==> flow/design.v <==
module ula(clock,rst,a,b,r,op,sb,sa,enable,sinA, sinB);
	input [7:0]a;
	input [7:0]b;
	input op;
	input clock;
	input rst;
	output reg [8:0]r;
	output sa, sb;
	input sinA;
	input sinB;
	reg saa;
	reg sbb;
	reg sinal;
	input enable;
	reg [6:0]aa;
	reg [6:0]bb;
	reg [7:0]rr;
	reg [7:0]rr_n;
	reg sinal_n;
	always @(*) begin
		saa = sinA;
		sbb = sinB;
		aa = a[6:0];
		bb = b[6:0];
		rr_n = rr;
		sinal_n = sinal;
		case(op)
			0: begin
				if(saa == 0 && sbb == 0)begin
					rr_n = aa + bb;
					sinal_n = 0;
				end
				if(saa == 1 && sbb == 0)begin
					if(aa > bb)begin
						rr_n = aa - bb;
						sinal_n = saa;
					end
					else begin
						rr_n = bb - aa;
						sinal_n = sbb;
					end
				end
				if(saa == 0 && sbb == 1)begin
					if(aa > bb)begin
						rr_n = aa - bb;
						sinal_n = saa;
					end
					else begin
						rr_n = bb - aa;
						sinal_n = sbb;
					end
				end
				if(saa == 1 && sbb == 1)begin
					rr_n = aa + bb;
					sinal_n = 1;
				end
			end	
			1: begin
			sbb = ~sbb;
			if(saa == 0 && sbb == 0)begin
					rr_n = aa + bb;
					sinal_n = 0;
				end
				if(saa == 1 && sbb == 0)begin
					if(aa > bb)begin
						rr_n = aa - bb;
						sinal_n = saa;
					end
					else begin
						rr_n = bb - aa;
						sinal_n = sbb;
					end
				end
				if(saa == 0 && sbb == 1)begin
					if(aa > bb)begin
						rr_n = aa - bb;
						sinal_n = saa;
					end
					else begin
						rr_n = bb - aa;
						sinal_n = sbb;
					end
				end
				if(saa == 1 && sbb == 1)begin
					rr_n = aa + bb;
					sinal_n = 1;
				end
			end	
		endcase
	end
	always @(posedge clock) begin
		if (rst) begin
			rr <= 0;
			sinal <= 0;
		end
		else begin
			rr <= rr_n;
			sinal <= sinal_n;
		end
	end
	always @(posedge clock) begin
		if (rst) begin
			r <= 0;
		end
		else if (rr==0) begin
			r[8] <= 1;
			r[7:0] <= rr;
		end
		else begin
			r[8] <= ~sinal;
			r[7:0] <= rr;
		end
	end
	assign sa = saa;
	assign sb = sbb;
endmodule
module bcdout(saida,saida1,saida2,in,enable);
	input [8:0] in;
	output reg [6:0]saida;
	output reg [6:0]saida1;
	output reg [6:0]saida2;
	input enable;
	reg sinal;
	reg [7:0]uni;
	reg [7:0]dez;
	reg [7:0]dezz;
	reg [7:0]cen;
	reg [6:0] su, sd, sc;
	reg [7:0] aux;
	always @(*) begin
		sinal = 0;
		aux = 0;
		uni = 0;
		dezz = 0;
		dez = 0;
		cen = 0;
		if (enable) begin
			sinal = in[8];
			aux[7:0] = in[7:0];
			uni = aux%10;
			dezz = aux%100;
			dez = dezz/10;
			cen = aux/100;
			case(uni)
				8'b00000000: 
					saida = 7'b0000001;
	            8'b00000001: 
					saida = 7'b1001111;
	            8'b00000010: 
					saida = 7'b0010010;
	            8'b00000011: 
					saida = 7'b0000110;
	            8'b00000100: 
					saida = 7'b1001100;
	            8'b00000101: 
					saida = 7'b0100100;
	            8'b00000110: 
					saida = 7'b0100000;
	            8'b00000111: 
					saida = 7'b0001111;
	            8'b00001000: 
					saida = 7'b0000000;
	            8'b00001001: 
					saida = 7'b0000100;
				default:
					saida = 7'b1111110;
        endcase
        		case(dez)
				8'b00000000: 
					saida1 = 7'b0000001;
	            8'b00000001: 
					saida1 = 7'b1001111;
	            8'b00000010: 
					saida1 = 7'b0010010;
	            8'b00000011: 
					saida1 = 7'b0000110;
	            8'b00000100: 
					saida1 = 7'b1001100;
	            8'b00000101: 
					saida1 = 7'b0100100;
	            8'b00000110: 
					saida1 = 7'b0100000;
	            8'b00000111: 
					saida1 = 7'b0001111;
	            8'b00001000: 
					saida1 = 7'b0000000;
	            8'b00001001: 
					saida1 = 7'b0000100;
				default:
					saida1 = 7'b1111110;
        endcase
        case(cen)
				8'b00000000: 
					saida2 = 7'b0000001;
	            8'b00000001: 
					saida2 = 7'b1001111;
				8'b00000010: 
					saida2 = 7'b0010010;
				default:
					saida2 = 7'b1111110;
        endcase
		end
		else begin
				saida = 7'b1111111;
				saida1 = 7'b1111111;
				saida2 = 7'b1111111;
			end	
	end
endmodule
module Remoto(clk,rst,entrada,comando,su,sd,suB,sdB,saida_1,saida1_1,saida2_1,soma_result_1,sinal_A,sinal_B);
parameter inicia            = 2'b00;   
parameter inicia_1          = 2'b01;    
parameter leitura           = 2'b10; 
parameter zera_B    = 3'b010;
parameter zera_tudo = 3'b011;
parameter soma      = 3'b100;
parameter sub       = 3'b101;
parameter muda_sinal= 3'b110;
parameter  DESLIGADO = 0;
parameter  ESPERA = 1;
parameter limite_um      =  4095; 
parameter lid_zero      =  3594;  
parameter  RECEBE_A_DEZ = 2;
parameter  RECEBE_A_UNI = 3;
parameter  MUDA_SINAL_A = 4;
parameter  RECEBE_A_DEZ_B = 5;
parameter  RECEBE_A_UNI_B = 6;
parameter  MUDA_SINAL_B = 7;
parameter  ZERA_TUDO = 8;	
parameter lid_um  			=  3281;  
parameter tempo_zero      =  648;
parameter tempo_bit  =  312;
input         clk;      
input         rst;
input         entrada;    
output reg [7:0] comando;
output reg[6:0] su;
output reg[6:0] sd;
output reg[6:0] suB;
output reg[6:0] sdB; 
wire [8:0] soma_result;
output reg [8:0] soma_result_1;
reg [4:0] estado_m;
reg [7:0] vetorA;
reg [7:0] vetorA_aux;
reg [7:0] vetorA_2;
reg [7:0] vetorA_1;
reg [7:0] vetorB;
reg [7:0] vetorB_aux;
reg [7:0] vetorB_1;
reg [7:0] vetorB_2;
reg on;
output reg sinal_A;
output reg sinal_B;
reg    [11:0] contado_inicial;            
reg           contado_inicial_flag;      
reg [26:0]delay;
reg [2:0]op;
wire [6:0] saida;
wire [6:0] saida1;
wire [6:0] saida2;
output [6:0] saida_1;
output [6:0] saida1_1;
output [6:0] saida2_1;
reg    [11:0] contador_inicial;           
reg           contador_inicial_flag;    
reg    [11:0] contagem;           
reg           contagem_flag;     
reg     [5:0] bitcount;              
reg     [1:0] estado;             
reg    [31:0] dados_control;        
reg nova_mensagem;
reg    [8:0] sr;
reg   [26:0] dl;        
assign saida_1 = saida;
assign saida1_1 = saida1;
assign saida2_1 = saida2;
ula G1(.clock(clk),.rst(rst),.a(vetorA),.b(vetorB),.r(soma_result),.op(op), .enable(on), .sinA(sinal_A),.sinB(sinal_B));
bcdout G2(.saida(saida),.saida1(saida1),.saida2(saida2),.in(soma_result_1),.enable(on));
always @(posedge clk )
if (rst)
			 contado_inicial <= 0;
else if ((estado == inicia) && !entrada)
			 contado_inicial <= contado_inicial + 1'b1;
		else                           
			 contado_inicial <= 0;	              		 	
always @(posedge clk)	
if (rst)
			 contador_inicial <= 0;
else if ((estado == inicia_1) && entrada)
			 contador_inicial <= contador_inicial + 1'b1;
		else  
			 contador_inicial <= 0;	            		 	
always @(posedge clk )
if (rst)
			 contagem <= 0;
else if ((estado == leitura) && entrada)
			 contagem <= contagem + 1'b1;
		else
			 contagem <= 1'b0;        
always @(posedge clk)
if (rst)
	     bitcount <= 6'b0;
else if (estado == leitura)
		begin
			if (contagem == tempo_bit)
					bitcount <= bitcount + 1'b1; 
		end   
	  else
	     bitcount <= 6'b0;
always @(posedge clk) 
		if (rst)
			estado <= inicia;
		else
			case (estado)
 			    inicia  : if (contado_inicial > lid_zero)  
			  	              estado <= inicia_1; 
			    inicia_1: if (contador_inicial > lid_um)
			  	              estado <= leitura;
			    leitura : if ((contagem >= limite_um) || (bitcount >= 33))
			  					      estado <= inicia;
	        default  : estado <= inicia; 
			 endcase
always @(posedge clk)
	  if (rst)
			 dados_control <= 0;
	  else if (estado == leitura)
		begin
			 if (contagem >= tempo_zero) 
			    dados_control[bitcount-1'b1] <= 1'b1;  
		end
		else
			 dados_control <= 0;
always @(posedge clk)
	  if (rst) begin
			comando <= 0;
			nova_mensagem <= 1'b0;
	  end
	  else if (bitcount == 32) begin
			 if (dados_control[31:24] == ~dados_control[23:16])
			 begin		
				comando[7:0] <= dados_control[23:16]; 
			 	nova_mensagem <= 1'b1;
			 end
			 else
				  nova_mensagem <= 1'b0 ;
		end
		else begin
			nova_mensagem <= 1'b0 ;
		end
always @(posedge clk) begin
	sr = soma_result_1;
	dl = delay;
	if (rst) begin
		estado_m <= DESLIGADO;
		on <= 0;
		op <= 1;
		vetorA <= 8'b11111111;
		vetorB <= 8'b11111111;
		sinal_A <= 0;
		sinal_B <= 0;
		soma_result_1 <= 0;
		delay <= 0;
	end
	else begin
	if(sr==0)begin
		sr=9'b000000000;
	end
	else if(!on && sr[8]==0) begin
		sr[8]=1'b1;
	end
	case(estado_m)
		DESLIGADO: begin
				if(comando == 8'b00010010 && nova_mensagem)begin
					estado_m <= ESPERA;
					on <= 1;
					vetorA<=0;
					vetorB<=0;
					op<=0;
					if(soma_result==0)begin
						sr=9'b000000000;
					end
				end
			end
		ESPERA:begin
				if(comando == 8'b00010010 && nova_mensagem)begin 
					vetorA<=8'b11111111;
					vetorB<=8'b11111111;
					sr = 9'b100000000;
					estado_m <= DESLIGADO;
					on<=0;
				end
				else if(comando == 8'b00001111)begin  
					estado_m <=  RECEBE_A_DEZ;
					vetorA<=0;
					sinal_A<=0;
					sr = 9'b100000000;
				end
				else if(comando == 8'b00010000)begin  
					estado_m <=  ZERA_TUDO;
					vetorA<=0;
					vetorB<=0;
					sinal_A<=0;
					sinal_B<=0;
					sr = 9'b100000000;
				end
				else if(comando == 8'b00010011)begin 
					estado_m <= RECEBE_A_DEZ_B;
					vetorB<=0;
					sinal_B<=0;
					sr = 9'b100000000;
				end
				else if(comando == 8'b00011010)begin 
					op<=0;
					if(soma_result==0)begin
						sr=9'b000000000;
					end
					else begin
						sr = soma_result;
					end
				end
				else if(comando == 8'b00011110)begin 
					op<=1;
					if(soma_result==0)begin
						sr=9'b000000000;
					end
					else begin
					sr = soma_result;
					end
				end
			end
		ZERA_TUDO:begin
				estado_m <= RECEBE_A_DEZ;
				sr = 9'b100000000;
		end
		RECEBE_A_DEZ_B:begin
				if(comando >= 0 && comando < 10)begin
					vetorB <=comando;
					sinal_B <=0;
					estado_m <= RECEBE_A_UNI_B;
					dl = 0;
				end
			end	
		RECEBE_A_DEZ:begin
				if(comando >= 0 && comando < 10)begin
					vetorA <= comando;
					sinal_A <=0;
					estado_m <= RECEBE_A_UNI;
					dl = 0;
				end
			end	
		RECEBE_A_UNI:begin
			dl = dl + 1'b1;
				if((dl > 78125 && (comando >= 0 && comando < 10)) && nova_mensagem)begin
					vetorA<=vetorA * 10 + comando;
					estado_m <= MUDA_SINAL_A;
					dl = 0;
				end
				else if((dl > 78125 && comando > 9) && nova_mensagem)begin
					estado_m <= MUDA_SINAL_A;
					dl = 0;
				end
			end
		RECEBE_A_UNI_B:begin
			dl = dl + 1'b1;
				if((dl > 78125 && (comando >= 0 && comando < 10)) && nova_mensagem)begin
					vetorB<=vetorB * 10 + comando;
					estado_m <= MUDA_SINAL_B;
					dl = 0;
				end
				else if((dl > 78125 && comando > 9) && nova_mensagem)begin
					estado_m <= MUDA_SINAL_B;
					dl = 0;
				end
			end
		MUDA_SINAL_A:begin
			if(comando == 8'b00001100)begin
				sinal_A<=~sinal_A;
				estado_m <=ESPERA;
			end
			else if(comando > 9 && comando != 8'b00001100)begin
				estado_m <=ESPERA;
			end
		end
		MUDA_SINAL_B:begin
			if(comando == 8'b00001100 )begin
				sinal_B<=~sinal_B;
				estado_m <=ESPERA;
			end
			else if(comando > 9 && comando != 8'b00001100)begin
				estado_m <=ESPERA;
			end
		end
	endcase	
	soma_result_1 <= sr;
	delay <= dl;
	end
end
always @(*) begin
		vetorA_1 = 0;
		vetorA_2 = 0;
		su = 7'b1111111;
		sd = 7'b1111111;
		if(vetorA > 200) begin
			su = 7'b1111111;
			sd = 7'b1111111;
		end
		else begin
			vetorA_1 = vetorA%10;
			vetorA_2 = vetorA/10;
			case(vetorA_1)
				0: 
					su = 7'b0000001;
	            1: 
					su = 7'b1001111;
	            2: 
					su = 7'b0010010;
	            3: 
					su = 7'b0000110;
	            4: 
					su = 7'b1001100;
	            5: 
					su = 7'b0100100;
	            6: 
					su = 7'b0100000;
	            7: 
					su = 7'b0001111;
	            8: 
					su = 7'b0000000;
	            9: 
					su = 7'b0000100;
        endcase
	        case(vetorA_2)
		        	0: 
		        		sd = 7'b0000001;
			        1: 
			        	sd = 7'b1001111;
			        2: 
			        	sd = 7'b0010010;
			        3: 
			        	sd = 7'b0000110;
			        4: 
			        	sd = 7'b1001100;
			        5: 
			        	sd = 7'b0100100;
			        6: 
			        	sd = 7'b0100000;
			        7: 
			        	sd = 7'b0001111;
			        8: 
			        	sd = 7'b0000000;
			        9: 
			        	sd = 7'b0000100;
			endcase
		end	
	end
	always @(*) begin
		vetorB_1 = 0;
		vetorB_2 = 0;
		suB = 7'b1111111;
		sdB = 7'b1111111;
		if(vetorB > 200) begin
			suB = 7'b1111111;
			sdB = 7'b1111111;
		end
		else begin
			vetorB_1 = vetorB%10;
			vetorB_2 = vetorB/10;
			case(vetorB_1)
					0: 
						suB = 7'b0000001;
		            1: 
						suB = 7'b1001111;
		            2: 
						suB = 7'b0010010;
		            3: 
						suB = 7'b0000110;
		            4: 
						suB = 7'b1001100;
		            5: 
						suB = 7'b0100100;
		            6: 
						suB = 7'b0100000;
		            7: 
						suB = 7'b0001111;
		            8: 
						suB = 7'b0000000;
		            9: 
						suB = 7'b0000100;
	        endcase
	        case(vetorB_2)
		        	0: 
		        		sdB = 7'b0000001;
			        1: 
			        	sdB = 7'b1001111;
			        2: 
			        	sdB = 7'b0010010;
			        3: 
			        	sdB = 7'b0000110;
			        4: 
			        	sdB = 7'b1001100;
			        5: 
			        	sdB = 7'b0100100;
			        6: 
			        	sdB = 7'b0100000;
			        7: 
			        	sdB = 7'b0001111;
			        8: 
			        	sdB = 7'b0000000;
			        9: 
			        	sdB = 7'b0000100;
			endcase
		end
	end	
endmodule
== From RTL to reports: Remoto ==
Module Remoto before and after one edit of its RTL, step after step.
"before" refers to lines of the RTL above, "after" to lines of the edited file.
"difference" is "after" less "before", of the values as shown; "rel. change" is that difference over "before", in percent.
Operators carry their Yosys type and port widths (W data, S select, Z words).
Cell names lack the library's common part.
A cell with - has no value.

* Top: Remoto
* Clock input: clk
* Library: sky130hd
* Corner: tt_025C_1v80

== The edit ==
The edit as a unified diff against the file above.
A script made this edit. It was not meant as an optimisation and need not keep what the design does.

<pre>
@@ -276,5 +276,5 @@
 assign saida1_1 = saida1;
 assign saida2_1 = saida2;
-ula G1(.clock(clk),.rst(rst),.a(vetorA),.b(vetorB),.r(soma_result),.op(op), .enable(on), .sinA(sinal_A),.sinB(sinal_B));
+assign soma_result = 0;
 bcdout G2(.saida(saida),.saida1(saida1),.saida2(saida2),.in(soma_result_1),.enable(on));
 always @(posedge clk )
</pre>

== Elaborated design ==
Source: Yosys, flattened and elaborated, memories not mapped. Widths are those after wreduce. Registers that Yosys merges into a memory's read port (data or address) are not register bits. Print and check cells do not count.
Memory sizes are those after Yosys's memory passes, which may raise the word count (mostly to a power of two), join words into wider ones and drop unused or constant bits.

{| class="wikitable"
|+ Word-level totals
! element !! before !! after !! difference !! rel. change (%)
|-
| ROM bits || 672 || 672 || 0 || 0.00
|-
| input bits || 3 || 3 || 0 || 0.00
|-
| register bits || 164 || 145 || -19 || -11.59
|-
| memories kept || 6 || 6 || 0 || 0.00
|}

{| class="wikitable"
|+ Operators by class
! element !! before !! after !! difference !! rel. change (%)
|-
| magnitude comparators || 12 || 11 || -1 || -8.33
|-
| shift operators || 1 || 1 || 0 || 0.00
|-
| add/sub/neg operators || 12 || 9 || -3 || -25.00
|-
| divide/modulo/power cells || 8 || 8 || 0 || 0.00
|-
| equality and inequality tests || 51 || 46 || -5 || -9.80
|-
| reductions and logical operators || 56 || 48 || -8 || -14.29
|-
| multiply operators || 2 || 2 || 0 || 0.00
|-
| bitwise gates (word level) || 14 || 12 || -2 || -14.29
|-
| muxes and demuxes || 108 || 76 || -32 || -29.63
|}

{| class="wikitable"
|+ Memories
! element !! before !! after
|-
| shape (words x width / read and write ports) || 16 x 7 bit 1R0W; 16 x 7 bit 1R0W; 16 x 7 bit 1R0W; 16 x 7 bit 1R0W; 16 x 7 bit 1R0W; 16 x 7 bit 1R0W || 16 x 7 bit 1R0W; 16 x 7 bit 1R0W; 16 x 7 bit 1R0W; 16 x 7 bit 1R0W; 16 x 7 bit 1R0W; 16 x 7 bit 1R0W
|}

{| class="wikitable"
|+ Operators by type and width
! cell !! before !! after !! difference !! rel. change (%)
|-
| $mux W1 || 33 || 15 || -18 || -54.55
|-
| $mux W8 || 21 || 12 || -9 || -42.86
|-
| $logic_and A1 B1 Y1 || 15 || 11 || -4 || -26.67
|-
| $ne A2 B2 Y1 const B || 15 || 13 || -2 || -13.33
|-
| $not A1 Y1 || 10 || 8 || -2 || -20.00
|-
| $mux W9 || 9 || 7 || -2 || -22.22
|-
| $pmux W1 S2 || 3 || 1 || -2 || -66.67
|-
| $ne A5 B1 Y1 const B || 2 || 0 || -2 || -100.00
|-
| $sub A7 B7 Y8 || 2 || 0 || -2 || -100.00
|-
| $ne A3 B3 Y1 const B || 6 || 5 || -1 || -16.67
|-
| $reduce_and A2 Y1 || 3 || 2 || -1 || -33.33
|-
| $logic_not A8 Y1 || 2 || 1 || -1 || -50.00
|-
| $logic_not A9 Y1 || 2 || 1 || -1 || -50.00
|-
| $add A7 B7 Y8 || 1 || 0 || -1 || -100.00
|-
| $gt A7 B7 Y1 || 1 || 0 || -1 || -100.00
|-
| $pmux W8 S2 || 1 || 0 || -1 || -100.00
|-
| $reduce_and A7 Y1 || 1 || 0 || -1 || -100.00
|}

Unchanged operator kinds not shown: 68.

== Longest topological paths ==
Yosys ltp: most cells in a row. Word level: on the elaborated netlist, between registers, memories and ports. Mapped: between sequential cells and ports; inverters and the memories' decode and read muxes count.

{| class="wikitable"
|+ Logic depth
! element !! before !! after !! difference !! rel. change (%)
|-
| depth after elaboration || 11 || 11 || 0 || 0.00
|-
| ABC_AREA || 0 || 0 || - || -
|-
| mapped depth || 28 || 27 || -1 || -3.57
|-
| mapped depth without buffers || 26 || 24 || -2 || -7.69
|}

== Synthesis result ==
Source: synth_stat.txt of the flow (Yosys; design flattened, memories mapped). It holds for the ABC_AREA given above (unset counts as 0); a run with the other value may have another netlist.

{| class="wikitable"
|+ Cells by type
! type !! before !! after !! difference !! rel. change (%)
|-
| o21ai_0 || 125 || 79 || -46 || -36.80
|-
| nor2_1 || 204 || 171 || -33 || -16.18
|-
| ha_1 || 120 || 88 || -32 || -26.67
|-
| o21ai_1 || 8 || 28 || +20 || +250.00
|-
| dfxtp_1 || 153 || 134 || -19 || -12.42
|-
| nand2b_1 || 12 || 31 || +19 || +158.33
|-
| and2_1 || 11 || 29 || +18 || +163.64
|-
| o31ai_1 || 32 || 16 || -16 || -50.00
|-
| nand2_1 || 154 || 139 || -15 || -9.74
|-
| a21oi_1 || 125 || 139 || +14 || +11.20
|-
| nor2b_1 || 26 || 13 || -13 || -50.00
|-
| inv_1 || 71 || 62 || -9 || -12.68
|-
| nor3_1 || 52 || 61 || +9 || +17.31
|-
| xnor2_1 || 59 || 51 || -8 || -13.56
|-
| o211ai_1 || 20 || 12 || -8 || -40.00
|-
| a211oi_1 || 12 || 20 || +8 || +66.67
|-
| mux2_2 || 9 || 1 || -8 || -88.89
|-
| nand3b_1 || 3 || 11 || +8 || +266.67
|}

Unchanged cell types not shown: 9.
Not every row of either side is listed.

{| class="wikitable"
|+ Synthesis totals
! element !! before !! after !! difference !! rel. change (%)
|-
| buffers || 87 || 98 || +11 || +12.64
|-
| mapped cells || 1786 || 1728 || -58 || -3.25
|-
| synthesis area (mm²) || 0.0135342 || 0.0129111 || -0.0006231 || -4.60
|-
| mapped flip-flops || 153 || 134 || -19 || -12.42
|}

The figures by module come from a second, unflattened synthesis with its own total; it is not the netlist above.

{| class="wikitable"
|+ Second synthesis, totals
! element !! before !! after !! difference !! rel. change (%)
|-
| cells (unflattened synthesis) || 2001 || 1683 || -318 || -15.89
|-
| area total of the unflattened synthesis (mm²) || 0.0152246 || 0.0127447 || -0.0024799 || -16.29
|}

Each row is one instance without its submodules.

{| class="wikitable"
|+ By module, before
! module !! instances !! area (mm²) !! cells !! seq. area (mm²)
|-
| Remoto || 1 || 0.0106903 || 1362 || 0.0027026
|-
| bcdout || 1 || 0.002909 || 442 || 0
|-
| ula || 1 || 0.0016253 || 197 || 0.0003603
|}

{| class="wikitable"
|+ By module, after
! module !! instances !! area (mm²) !! cells !! seq. area (mm²)
|-
| Remoto || 1 || 0.0102636 || 1307 || 0.0026826
|-
| bcdout || 1 || 0.0024811 || 376 || 0
|}

== Path before layout ==
Source: OpenSTA report_checks on the synthesized netlist (no wires, ideal clock, input and output delay 20% of the period each), path of least setup slack; recovery checks are left aside. Register names are those of the netlist, which keeps one name where synthesis merged equal registers.

{| class="wikitable"
|+ Timing path after synthesis
! element !! before !! after !! difference !! rel. change (%)
|-
| kind || reg2out || reg2out || - || -
|-
| start || register soma_result_1[4] || register soma_result_1[6] || - || -
|-
| end || output saida1_1[5] || output saida1_1[2] || - || -
|-
| buffers on the path || 2 || 4 || +2 || +100.00
|-
| external output delay (ps) || 2800 || 2800 || 0 || 0.00
|-
| path slack (ps) || 5514 || 6051 || +537 || -
|-
| stages on the path || 27 || 23 || -4 || -14.81
|-
| data arrival time (ps) || 5686 || 5149 || -537 || -9.44
|-
| time at the first pin (ps) || 0 || 0 || 0 || -
|-
| required time (ps) || 11200 || 11200 || 0 || 0.00
|-
| clock period (ps) || 14000 || 14000 || 0 || 0.00
|-
| path delay (ps) || 5686 || 5149 || -537 || -9.44
|-
| synthesis period reached (ps) || 8486 || 7949 || -537 || -6.33
|}

"path delay" = arrival - input delay + setup time.
At an output port there is no setup time.
"stages on the path" counts driving pins, that of a launching flip-flop among them; a cell with two outputs on the path counts twice.
"synthesis period reached" = period - worst setup slack (recovery checks aside). The figure is calculated, with input and output delays left at 20% of the set period.
Between the ends stands the longest chain of elaborated cells between them, by number of cells; it is not shown to be the way that was timed. Of several equally long chains one is given.
A line is the first line of the expression or statement that the cell stems from. Yosys adds cells for indexed reads and writes and turns some case tables into memories.
A memory read counts as a cell of the chain, while the word-level depth stops at memories.

On the way, after synthesis, before:
* Path through: dfxtp_1 -> buf_4 -> inv_1 -> ha_1 -> or2_1 -> a21oi_2 -> inv_1 -> ha_1 -> o31ai_1 -> nor4_1 -> nor2_1 -> ha_1 -> or3_1 -> ha_1 -> o21ai_0 -> o211ai_1 -> a211o_1 -> buf_2 -> maj3_2 -> mux2_2 -> a221o_1 -> o21ai_2 -> inv_1 -> ha_1 -> inv_1 -> a21boi_0 -> o21ai_0
* Length of the longest elaborated chain: 5
* Elaborated cells on any way between the ends: 6
* RTL lines with such cells: 4

{| class="wikitable"
|+ Ends and longest elaborated chain, after synthesis, before
! element !! line !! RTL
|-
| start: declaration || 242 || <nowiki>output reg [8:0] soma_result_1;</nowiki>
|-
| start: assignment || 362 || <nowiki>soma_result_1 <= 0;</nowiki>
|-
| start: assignment || 495 || <nowiki>soma_result_1 <= sr;</nowiki>
|-
| $mod A8 B7 Y32 || 141 || <nowiki>dezz = aux%100;</nowiki>
|-
| $div A8 B4 Y32 || 142 || <nowiki>dez = dezz/10;</nowiki>
|-
| $mem_v2 Z16 W7 || 168 || <nowiki>case(dez)</nowiki>
|-
| $mux W7 || 168 ||
|-
| $mux W7 || 137 || <nowiki>if (enable) begin</nowiki>
|-
| end: declaration || 263 || <nowiki>output [6:0] saida1_1;</nowiki>
|}

On the way, after synthesis, after:
* Path through: dfxtp_1 -> buf_4 -> buf_4 -> inv_1 -> nor2_1 -> ha_1 -> o31ai_1 -> a221oi_2 -> or2_2 -> ha_1 -> or2_2 -> ha_1 -> and2_1 -> or3_1 -> buf_2 -> buf_2 -> or4_1 -> nand3_1 -> o211a_1 -> o21ai_2 -> ha_1 -> or3_1 -> o211ai_1
* Length of the longest elaborated chain: 5
* Elaborated cells on any way between the ends: 6
* RTL lines with such cells: 4

{| class="wikitable"
|+ Ends and longest elaborated chain, after synthesis, after
! element !! line !! RTL
|-
| start: declaration || 242 || <nowiki>output reg [8:0] soma_result_1;</nowiki>
|-
| start: assignment || 362 || <nowiki>soma_result_1 <= 0;</nowiki>
|-
| start: assignment || 495 || <nowiki>soma_result_1 <= sr;</nowiki>
|-
| $mod A8 B7 Y32 || 141 || <nowiki>dezz = aux%100;</nowiki>
|-
| $div A8 B4 Y32 || 142 || <nowiki>dez = dezz/10;</nowiki>
|-
| $mem_v2 Z16 W7 || 168 || <nowiki>case(dez)</nowiki>
|-
| $mux W7 || 168 ||
|-
| $mux W7 || 137 || <nowiki>if (enable) begin</nowiki>
|-
| end: declaration || 263 || <nowiki>output [6:0] saida1_1;</nowiki>
|}

== Worst path after layout ==
From the final timing report of the runs of pair 1: the path of least setup slack in the routed layout; clock arrival at registers is part of the times.
The report prints the path's times to 10 ps; the period is as set.

{| class="wikitable"
|+ Timing path after layout
! element !! before !! after !! difference !! rel. change (%)
|-
| kind || reg2out || reg2out || - || -
|-
| start || register soma_result_1[4] || register soma_result_1[5] || - || -
|-
| end || output saida1_1[5] || output saida1_1[3] || - || -
|-
| clock period (ps) || 14000 || 14000 || 0 || 0.00
|-
| time at the first pin (ps) || 420 || 420 || 0 || 0.00
|-
| path slack (ps) || 3190 || 4300 || +1110 || -
|-
| buffers on the path || 1 || 1 || 0 || 0.00
|-
| data arrival time (ps) || 8010 || 6900 || -1110 || -13.86
|-
| required time (ps) || 11200 || 11200 || 0 || 0.00
|-
| external output delay (ps) || 2800 || 2800 || 0 || 0.00
|-
| stages on the path || 26 || 23 || -3 || -11.54
|}

Between the ends stands the longest chain of elaborated cells between them, by number of cells; it is not shown to be the way that was timed. Of several equally long chains one is given.
A memory read counts as a cell of the chain, while the word-level depth stops at memories.

On the way, after layout, before:
* Path through: dfxtp_1 -> inv_1 -> ha_1 -> or2_1 -> a21oi_2 -> inv_1 -> ha_1 -> o31ai_1 -> nor4_1 -> nor2_1 -> ha_1 -> or3_1 -> ha_1 -> o21ai_0 -> o211ai_1 -> nor2_1 -> o22a_1 -> mux2_2 -> a221o_1 -> o21ai_2 -> inv_1 -> ha_1 -> inv_1 -> a21boi_0 -> o21ai_0 -> clkdlybuf4s50_1
* Length of the longest elaborated chain: 5
* Elaborated cells on any way between the ends: 6
* RTL lines with such cells: 4

{| class="wikitable"
|+ Ends and longest elaborated chain, after layout, before
! element !! line !! RTL
|-
| start: declaration || 242 || <nowiki>output reg [8:0] soma_result_1;</nowiki>
|-
| start: assignment || 362 || <nowiki>soma_result_1 <= 0;</nowiki>
|-
| start: assignment || 495 || <nowiki>soma_result_1 <= sr;</nowiki>
|-
| $mod A8 B7 Y32 || 141 || <nowiki>dezz = aux%100;</nowiki>
|-
| $div A8 B4 Y32 || 142 || <nowiki>dez = dezz/10;</nowiki>
|-
| $mem_v2 Z16 W7 || 168 || <nowiki>case(dez)</nowiki>
|-
| $mux W7 || 168 ||
|-
| $mux W7 || 137 || <nowiki>if (enable) begin</nowiki>
|-
| end: declaration || 263 || <nowiki>output [6:0] saida1_1;</nowiki>
|}

On the way, after layout, after:
* Path through: dfxtp_1 -> nor3_1 -> nor2_1 -> ha_1 -> o31ai_1 -> a221oi_2 -> or2_2 -> ha_1 -> or2_2 -> ha_1 -> o32a_1 -> nor2_1 -> or3_1 -> or4_1 -> o211ai_2 -> a221oi_1 -> nand3_1 -> o21ai_2 -> ha_1 -> nand2_1 -> o21ai_0 -> or2_1 -> clkdlybuf4s50_1
* Length of the longest elaborated chain: 5
* Elaborated cells on any way between the ends: 6
* RTL lines with such cells: 4

{| class="wikitable"
|+ Ends and longest elaborated chain, after layout, after
! element !! line !! RTL
|-
| start: declaration || 242 || <nowiki>output reg [8:0] soma_result_1;</nowiki>
|-
| start: assignment || 362 || <nowiki>soma_result_1 <= 0;</nowiki>
|-
| start: assignment || 495 || <nowiki>soma_result_1 <= sr;</nowiki>
|-
| $mod A8 B7 Y32 || 141 || <nowiki>dezz = aux%100;</nowiki>
|-
| $div A8 B4 Y32 || 142 || <nowiki>dez = dezz/10;</nowiki>
|-
| $mem_v2 Z16 W7 || 168 || <nowiki>case(dez)</nowiki>
|-
| $mux W7 || 168 ||
|-
| $mux W7 || 137 || <nowiki>if (enable) begin</nowiki>
|-
| end: declaration || 263 || <nowiki>output [6:0] saida1_1;</nowiki>
|}

== Layout results ==
Runs of the flow (Yosys, OpenROAD) on both versions; the two runs of a pair have the same settings. The constraints put input and output delay at 20% of the set period each and load the outputs with 0.01 pF.

Flow settings, pair 1:
* CORE_UTILIZATION: 40
* period_ns: 14.0
* CAP_MARGIN: 20
* CORE_MARGIN: 2
* SLEW_MARGIN: 20

{| class="wikitable"
|+ Results, pair 1
! element !! before !! after !! difference !! rel. change (%)
|-
| worst setup slack after layout (ps) || 3193 || 4304 || +1111 || -
|-
| clock period reached (ps) || 10807 || 9696 || -1111 || -10.28
|-
| die size (mm²) || 0.0353233 || 0.033731 || -0.0015923 || -4.51
|-
| utilization of the finished layout || 0.452 || 0.454 || +0.002 || -
|-
| chip area after synthesis (Yosys) (mm²) || 0.0135342 || 0.0129111 || -0.0006231 || -4.60
|-
| total negative setup slack (ps) || 0 || 0 || 0 || -
|-
| total power of the final layout (µW) || 931.9 || 837.6 || -94.3 || -10.12
|-
| worst hold slack (ps) || 431 || 467 || +36 || -
|}

Flow settings, pair 2:
* CAP_MARGIN: 35
* CELL_PAD_IN_SITES_GLOBAL_PLACEMENT: 2
* CORE_ASPECT_RATIO: 0.58
* CORE_UTILIZATION: 20
* CTS_CLUSTER_DIAMETER: 344
* MIN_ROUTING_LAYER: met2
* PLACE_DENSITY_LB_ADDON: 0.04
* SETUP_SLACK_MARGIN: 2.6
* period_ns: 18.6
* CORE_MARGIN: 2
* SLEW_MARGIN: 20

{| class="wikitable"
|+ Results, pair 2
! element !! before !! after !! difference !! rel. change (%)
|-
| worst setup slack after layout (ps) || 7217 || 7559 || +342 || -
|-
| clock period reached (ps) || 11383 || 11041 || -342 || -3.00
|-
| die size (mm²) || 0.0698459 || 0.0666799 || -0.0031660 || -4.53
|-
| utilization of the finished layout || 0.236 || 0.238 || +0.002 || -
|-
| chip area after synthesis (Yosys) (mm²) || 0.0135342 || 0.0129111 || -0.0006231 || -4.60
|-
| total negative setup slack (ps) || 0 || 0 || 0 || -
|-
| total power of the final layout (µW) || 702.5 || 673.2 || -29.3 || -4.17
|-
| worst hold slack (ps) || 436 || 461 || +25 || -
|}

"clock period reached" means the clock period less the worst setup slack. The figure is calculated, with input and output delays left at 20% of the set period.
By "total power of the final layout" is meant OpenSTA's value without simulated activity: inputs other than the clock are taken to toggle once in ten clock periods, and the tool carries that through the logic.
